==> flow/design.v <==
module matrix_mul(
    input wire clk,
    input wire reset,
    input wire start,
    input wire [8:0][7:0] matrix_a,
    input wire [8:0][7:0] matrix_b,
    output reg [8:0][15:0] result,
    output reg done
);
reg [3:0] state;
reg [3:0] i, j, k;
reg [15:0] sum;
localparam IDLE = 4'd0, MULTIPLY = 4'd1, DONE = 4'd2;
always @(posedge clk or posedge reset) begin
    if (reset) begin
        state <= IDLE;
        done <= 0;
        i <= 0;
        j <= 0;
        k <= 0;
        sum <= 0;
    end else begin
        case (state)
            IDLE: begin
                if (start) begin
                    state <= MULTIPLY;
                    i <= 0;
                    j <= 0;
                    k <= 0;
                    sum <= 0;
                    done <= 0;
                end
            end
            MULTIPLY: begin
                if (k == 3) begin
                    result[i*3 + j] <= sum;
                    sum <= 0;
                    k <= 0;
                    if (j == 2) begin
                        j <= 0;
                        if (i == 2) begin
                            state <= DONE;
                        end else begin
                            i <= i + 1;
                        end
                    end else begin
                        j <= j + 1;
                    end
                end else begin
                    sum <= sum + matrix_a[i*3 + k] * matrix_b[k*3 + j];
                    k <= k + 1;
                end
            end
            DONE: begin
                done <= 1;
                state <= IDLE;
            end
        endcase
    end
end
endmodule
# Reports on matrix_mul
# The steps from the RTL of matrix_mul to its reports follow in flow order.
# Lines are those of the file above, counted from 1.
# Operators carry their Yosys type and port widths (W data, S select, Z words).
# Cell names lack the library's common part.
# Not given: n/a
# design
design	matrix_mul
clk_port	clk
lib	sky130hd
pvt_corner	tt_025C_1v80

# Word-level counts
# Counts by Yosys on the flattened word-level netlist (proc, flatten, opt, wreduce; memories kept). Register bits leave out memories and registers merged into their read ports (data or address). Print and check cells are left out. Cells with the same type and inputs are merged into one.
# bits
ff_bits	177
inputBits	147
word_cells	66
# classes
add_sub_neg	8
n_mul	3
n_eq	10
shifts	4
n_mux	20
n_logic	4
reduce_logical	10
# op_table
op	count
$and A144 B144 Y144	1
$or A144 B144 Y144	1
$not A144 Y144	1
$shift A16 B33 Y144	1
$shift A16 B33 Y144 const A	1
$shiftx A72 B11 Y8	2
$mul A8 B8 Y16	1
$mux W4	11
$neg A32 Y33	1
$pmux W16 S2	1
$mux W16	2
$add A28 B4 Y28	1
$mul A4 B2 Y6 const B	2
$pmux W4 S2	3
$add A16 B16 Y16	1
$eq A4 B2 Y1 const B	4
$add A6 B4 Y7	2
$add A4 B1 Y4 const B	3
$pmux W4 S3	1
$ne A2 B2 Y1 const B	5
$reduce_and A5 Y1	2
$reduce_and A3 Y1	2
$reduce_and A2 Y1	2
$reduce_bool A2 Y1	2
$eq A4 B1 Y1 const B	1
$logic_not A4 Y1	1
$reduce_bool A3 Y1	1
$pmux W1 S2	1
# Other operator kinds: 2; their cells: 2.

# Logic depth
# Depth = most cells in a row (Yosys ltp): at word level without a register or memory, in the mapped netlist without a sequential cell, where the memories' decode and read muxes count.
# logic_depth
depth_word	7
ABC_AREA	0
ltp_mapped	30
depth_no_buf	29

# Synthesis result
# The flow's flattened synthesis, as Yosys stat reports it; memories are mapped. The netlist is that of the ABC_AREA named above (0 if unset); the other value can give another one.
# types
cell_type	count	area_total_um2
edfxtp_1	144	4.32E+03
fa_1	57	1.14E+03
mux2_2	90	1.01E+03
dfrtp_1	31	775.744
ha_1	61	763.232
mux4_2	32	720.691
mux2_4	36	540.518
inv_1	96	360.346
nand2_1	69	258.998
mux2i_1	21	210.202
a21oi_1	29	145.139
nor2_1	38	142.637
a22o_1	15	131.376
xnor2_1	15	131.376
mux2_1	10	112.608
o21ai_0	22	110.106
clkbuf_1	28	105.101
nand3_1	21	105.101
# Other cell types: 46; their cells: 149.
# mapped
stdcells	964
yosys_area_um2	12214.2
seq_area_um2	5126.2
ffs	176
buffers	49

# Worst setup path after synthesis
# Source: OpenSTA report_checks on the synthesized netlist (no wires, ideal clock, input and output delay 20% of the period each), path of least setup slack; recovery checks are left aside. Register names are those of the netlist, which keeps one name where synthesis merged equal registers.
# synth_path
kind	input-to-reg
startpoint	input reset
endpoint	register result
period_ns	10.0
setup_time_ns	0.824
launch_ns	2.000
arrival_time_ns	11.780
t_required_ns	9.176
setup_slack_ns	-2.603
delay_ns	10.604
path_stages	1
path_buffers	0
synth_period_reached_ns	12.603
# "delay_ns" is the arrival time less input delay plus setup time.
# "path_stages" counts driving pins, that of a launching flip-flop among them; a cell with two outputs on the path counts twice.
# "synth_period_reached_ns" = period - worst setup slack (recovery checks aside). The figure is calculated, with input and output delays left at 20% of the set period.
# An end named without its bit number is one bit of that signal or, where synthesis recoded a state register, one of its new flip-flops.
# The rows between start and end are the longest chain of elaborated cells between them; the timing report does not say that the signal goes this way. Where chains are equally long, one stands for them.
# Each line given opens the expression or statement behind the cell; cells for indexed reads and writes are added by Yosys, which also makes memories of some case tables.
# synth_via
path_cell_list	nor3_1
elab_chain_cells	2
cone_cells	2
lines_between	0
classes_between	logic: 1; reduce/logical: 1
# synth_rtl
element	line	rtl
start, declared	3	input wire reset,
$not A1 Y1	n/a
$reduce_and A3 Y1	n/a
end, assigned	36	result[i*3 + j] <= sum;
end, declared	7	output reg [8:0][15:0] result,

# Worst path after layout
# From the final timing report of job 1: the path of least setup slack in the routed layout; clock arrival at registers is part of the times.
# layout_path
kind	reg-to-reg
startpoint	register k[1]
endpoint	register sum[14]
period_ns	4.79
setup_time_ns	0.10
launch_ns	0.43
arrival_time_ns	6.76
t_required_ns	5.12
setup_slack_ns	-1.64
path_stages	26
path_buffers	3
# The rows between start and end are the longest chain of elaborated cells between them; the timing report does not say that the signal goes this way. Where chains are equally long, one stands for them.
# At most two assigning lines are given for a register; there are more.
# layout_via
path_cell_list	dfrtp_1 fa_1 ha_2 fa_1 nor4_1 nand2_1 a21oi_2 buf_6 a21oi_4 nor2_2 buf_6 buf_4 nand2_2 fa_1 inv_1 fa_1 fa_1 fa_1 ha_4 or2_4 a21oi_4 o31ai_2 or4_1 o311a_1 xor2_1 a22o_1
elab_chain_cells	7
cone_cells	10
lines_between	3
classes_between	add/sub: 3; mul: 2; eq/ne: 1; shift: 2; mux: 2
# layout_rtl
element	line	rtl
start, declared	11	reg [3:0] i, j, k;
start, assigned	20	k <= 0;
start, assigned	51	k <= k + 1;
$mul A4 B2 Y6	50	sum <= sum + matrix_a[i*3 + k] * matrix_b[k*3 + j];
$add A6 B4 Y7	50
$shiftx A72 B11 Y8	50
$mul A8 B8 Y16	50
$add A16 B16 Y16	50
$mux W16	35	if (k == 3) begin
$pmux W16 S2	23	case (state)
end, assigned	21	sum <= 0;
end, assigned	50
end, declared	12	reg [15:0] sum;

Hand-over note for matrix_mul

4 stored runs of matrix_mul in the flow (synthesis by Yosys, layout by OpenROAD, sky130hd cells), in arbitrary order. Constraints: input delay and output delay 20% of the set period each, output load 0.01 pF.
By "achieved_period_ns" is meant the clock period of the run minus its worst setup slack. This is arithmetic on one report: input and output delays are still those of the set period (20% each).
By "worst_path_time_ns" is meant the share of the clock period that the worst setup path is allowed (20% is reserved at inputs, 20% at outputs), minus its slack. Clock arrival times at its registers enter into it.
"totalPower_uw" rests on the timing tool's default activity at the inputs, not on a simulated workload.

Job 1, flow files:
==> flow/run.sh <==
#!/bin/bash
# the make line also repeats the synthesis and layout settings of config.mk as NAME=value (left out here)
make -C /OpenROAD-flow-scripts/flow DESIGN_CONFIG=/design/flow/config.mk WORK_HOME=/design/flow/orfs CLKGATE_MAP_FILE= finish
==> flow/config.mk <==
export PLATFORM = sky130hd
export DESIGN_NAME = matrix_mul
export DESIGN_NICKNAME = matrix_mul
export VERILOG_FILES = /design/flow/design.v
export SDC_FILE = /design/flow/constraint.sdc
export NUM_CORES = 4
export LEC_CHECK = 0
export ABC_AREA = 0
export CAP_MARGIN = 20
export CORE_MARGIN = 5
export CORE_UTILIZATION = 40
export PLACE_DENSITY = 0.51
export SLEW_MARGIN = 20
==> flow/constraint.sdc <==
create_clock -name core_clock -period 4.79 [get_ports {clk}]
set_input_delay 0.9580 -clock core_clock [delete_from_list [all_inputs] [get_ports {clk}]]
set_output_delay 0.9580 -clock core_clock [all_outputs]
set_load 0.01 [all_outputs]

==> results of job 1, as CSV <==
result,value
timing.setup.ws_ns,-1.641
die_um2,34130.7
timing.hold.ws_ns,0.503
totalPower_uw,3225
synthesis_area_um2,12214.2
achieved_period_ns,6.431
tns_ns,-14.648
util_pct,58.8
worst_path_time_ns,6.43
critical_path_kind,"reg-to-reg"

Job 2, flow files:
==> flow/run.sh <==
#!/bin/bash
# the make line also repeats the synthesis and layout settings of config.mk as NAME=value (left out here)
make -C /OpenROAD-flow-scripts/flow DESIGN_CONFIG=/design/flow/config.mk WORK_HOME=/design/flow/orfs CLKGATE_MAP_FILE= finish
==> flow/config.mk <==
export PLATFORM = sky130hd
export DESIGN_NAME = matrix_mul
export DESIGN_NICKNAME = matrix_mul
export VERILOG_FILES = /design/flow/design.v
export SDC_FILE = /design/flow/constraint.sdc
export NUM_CORES = 4
export LEC_CHECK = 0
export CAP_MARGIN = 5
export CELL_PAD_IN_SITES_DETAIL_PLACEMENT = 2
export CELL_PAD_IN_SITES_GLOBAL_PLACEMENT = 0
export CORE_ASPECT_RATIO = 1.14
export CORE_MARGIN = 8
export CORE_UTILIZATION = 71
export CTS_CLUSTER_DIAMETER = 163
export CTS_CLUSTER_SIZE = 87
export SETUP_SLACK_MARGIN = 1.51
export SLEW_MARGIN = 15
export TNS_END_PERCENT = 65
==> flow/constraint.sdc <==
create_clock -name core_clock -period 10.0 [get_ports {clk}]
set_input_delay 2.0000 -clock core_clock [delete_from_list [all_inputs] [get_ports {clk}]]
set_output_delay 2.0000 -clock core_clock [all_outputs]
set_load 0.01 [all_outputs]

Job 2: incomplete, placement halted on a tool error

Job 3, flow files:
==> flow/run.sh <==
#!/bin/bash
# the make line also repeats the synthesis and layout settings of config.mk as NAME=value (left out here)
make -C /OpenROAD-flow-scripts/flow DESIGN_CONFIG=/design/flow/config.mk WORK_HOME=/design/flow/orfs CLKGATE_MAP_FILE= finish
==> flow/config.mk <==
export PLATFORM = sky130hd
export DESIGN_NAME = matrix_mul
export DESIGN_NICKNAME = matrix_mul
export VERILOG_FILES = /design/flow/design.v
export SDC_FILE = /design/flow/constraint.sdc
export NUM_CORES = 4
export LEC_CHECK = 0
export ABC_AREA = 1
export CAP_MARGIN = 5
export CELL_PAD_IN_SITES_DETAIL_PLACEMENT = 2
export CELL_PAD_IN_SITES_GLOBAL_PLACEMENT = 0
export CORE_ASPECT_RATIO = 1.14
export CORE_MARGIN = 8
export CORE_UTILIZATION = 71
export CTS_CLUSTER_DIAMETER = 163
export CTS_CLUSTER_SIZE = 87
export HOLD_SLACK_MARGIN = 0.17
export SLEW_MARGIN = 15
export TNS_END_PERCENT = 15
==> flow/constraint.sdc <==
create_clock -name core_clock -period 9.0 [get_ports {clk}]
set_input_delay 1.8000 -clock core_clock [delete_from_list [all_inputs] [get_ports {clk}]]
set_output_delay 1.8000 -clock core_clock [all_outputs]
set_load 0.01 [all_outputs]

Job 3: incomplete, placement halted on a tool error

Job 4, flow files:
==> flow/run.sh <==
#!/bin/bash
# the make line also repeats the synthesis and layout settings of config.mk as NAME=value (left out here)
make -C /OpenROAD-flow-scripts/flow DESIGN_CONFIG=/design/flow/config.mk WORK_HOME=/design/flow/orfs CLKGATE_MAP_FILE= finish
==> flow/config.mk <==
export PLATFORM = sky130hd
export DESIGN_NAME = matrix_mul
export DESIGN_NICKNAME = matrix_mul
export VERILOG_FILES = /design/flow/design.v
export SDC_FILE = /design/flow/constraint.sdc
export NUM_CORES = 4
export LEC_CHECK = 0
export CAP_MARGIN = 0
export CORE_ASPECT_RATIO = 0.57
export CORE_MARGIN = 2
export CORE_UTILIZATION = 54
export CTS_CLUSTER_DIAMETER = 135
export CTS_CLUSTER_SIZE = 70
export GPL_ROUTABILITY_DRIVEN = 1
export MIN_ROUTING_LAYER = met1
export PLACE_DENSITY_LB_ADDON = 0.24
export SLEW_MARGIN = 20
==> flow/constraint.sdc <==
create_clock -name core_clock -period 13.7 [get_ports {clk}]
set_input_delay 2.7400 -clock core_clock [delete_from_list [all_inputs] [get_ports {clk}]]
set_output_delay 2.7400 -clock core_clock [all_outputs]
set_load 0.01 [all_outputs]

==> results of job 4, as CSV <==
result,value
timing.setup.ws_ns,5.353
die_um2,23885.7
timing.hold.ws_ns,0.504
totalPower_uw,1130
synthesis_area_um2,12214.2
achieved_period_ns,8.347
tns_ns,0.000
util_pct,71.9
worst_path_time_ns,5.61
critical_path_kind,"input-to-reg"

End of note.
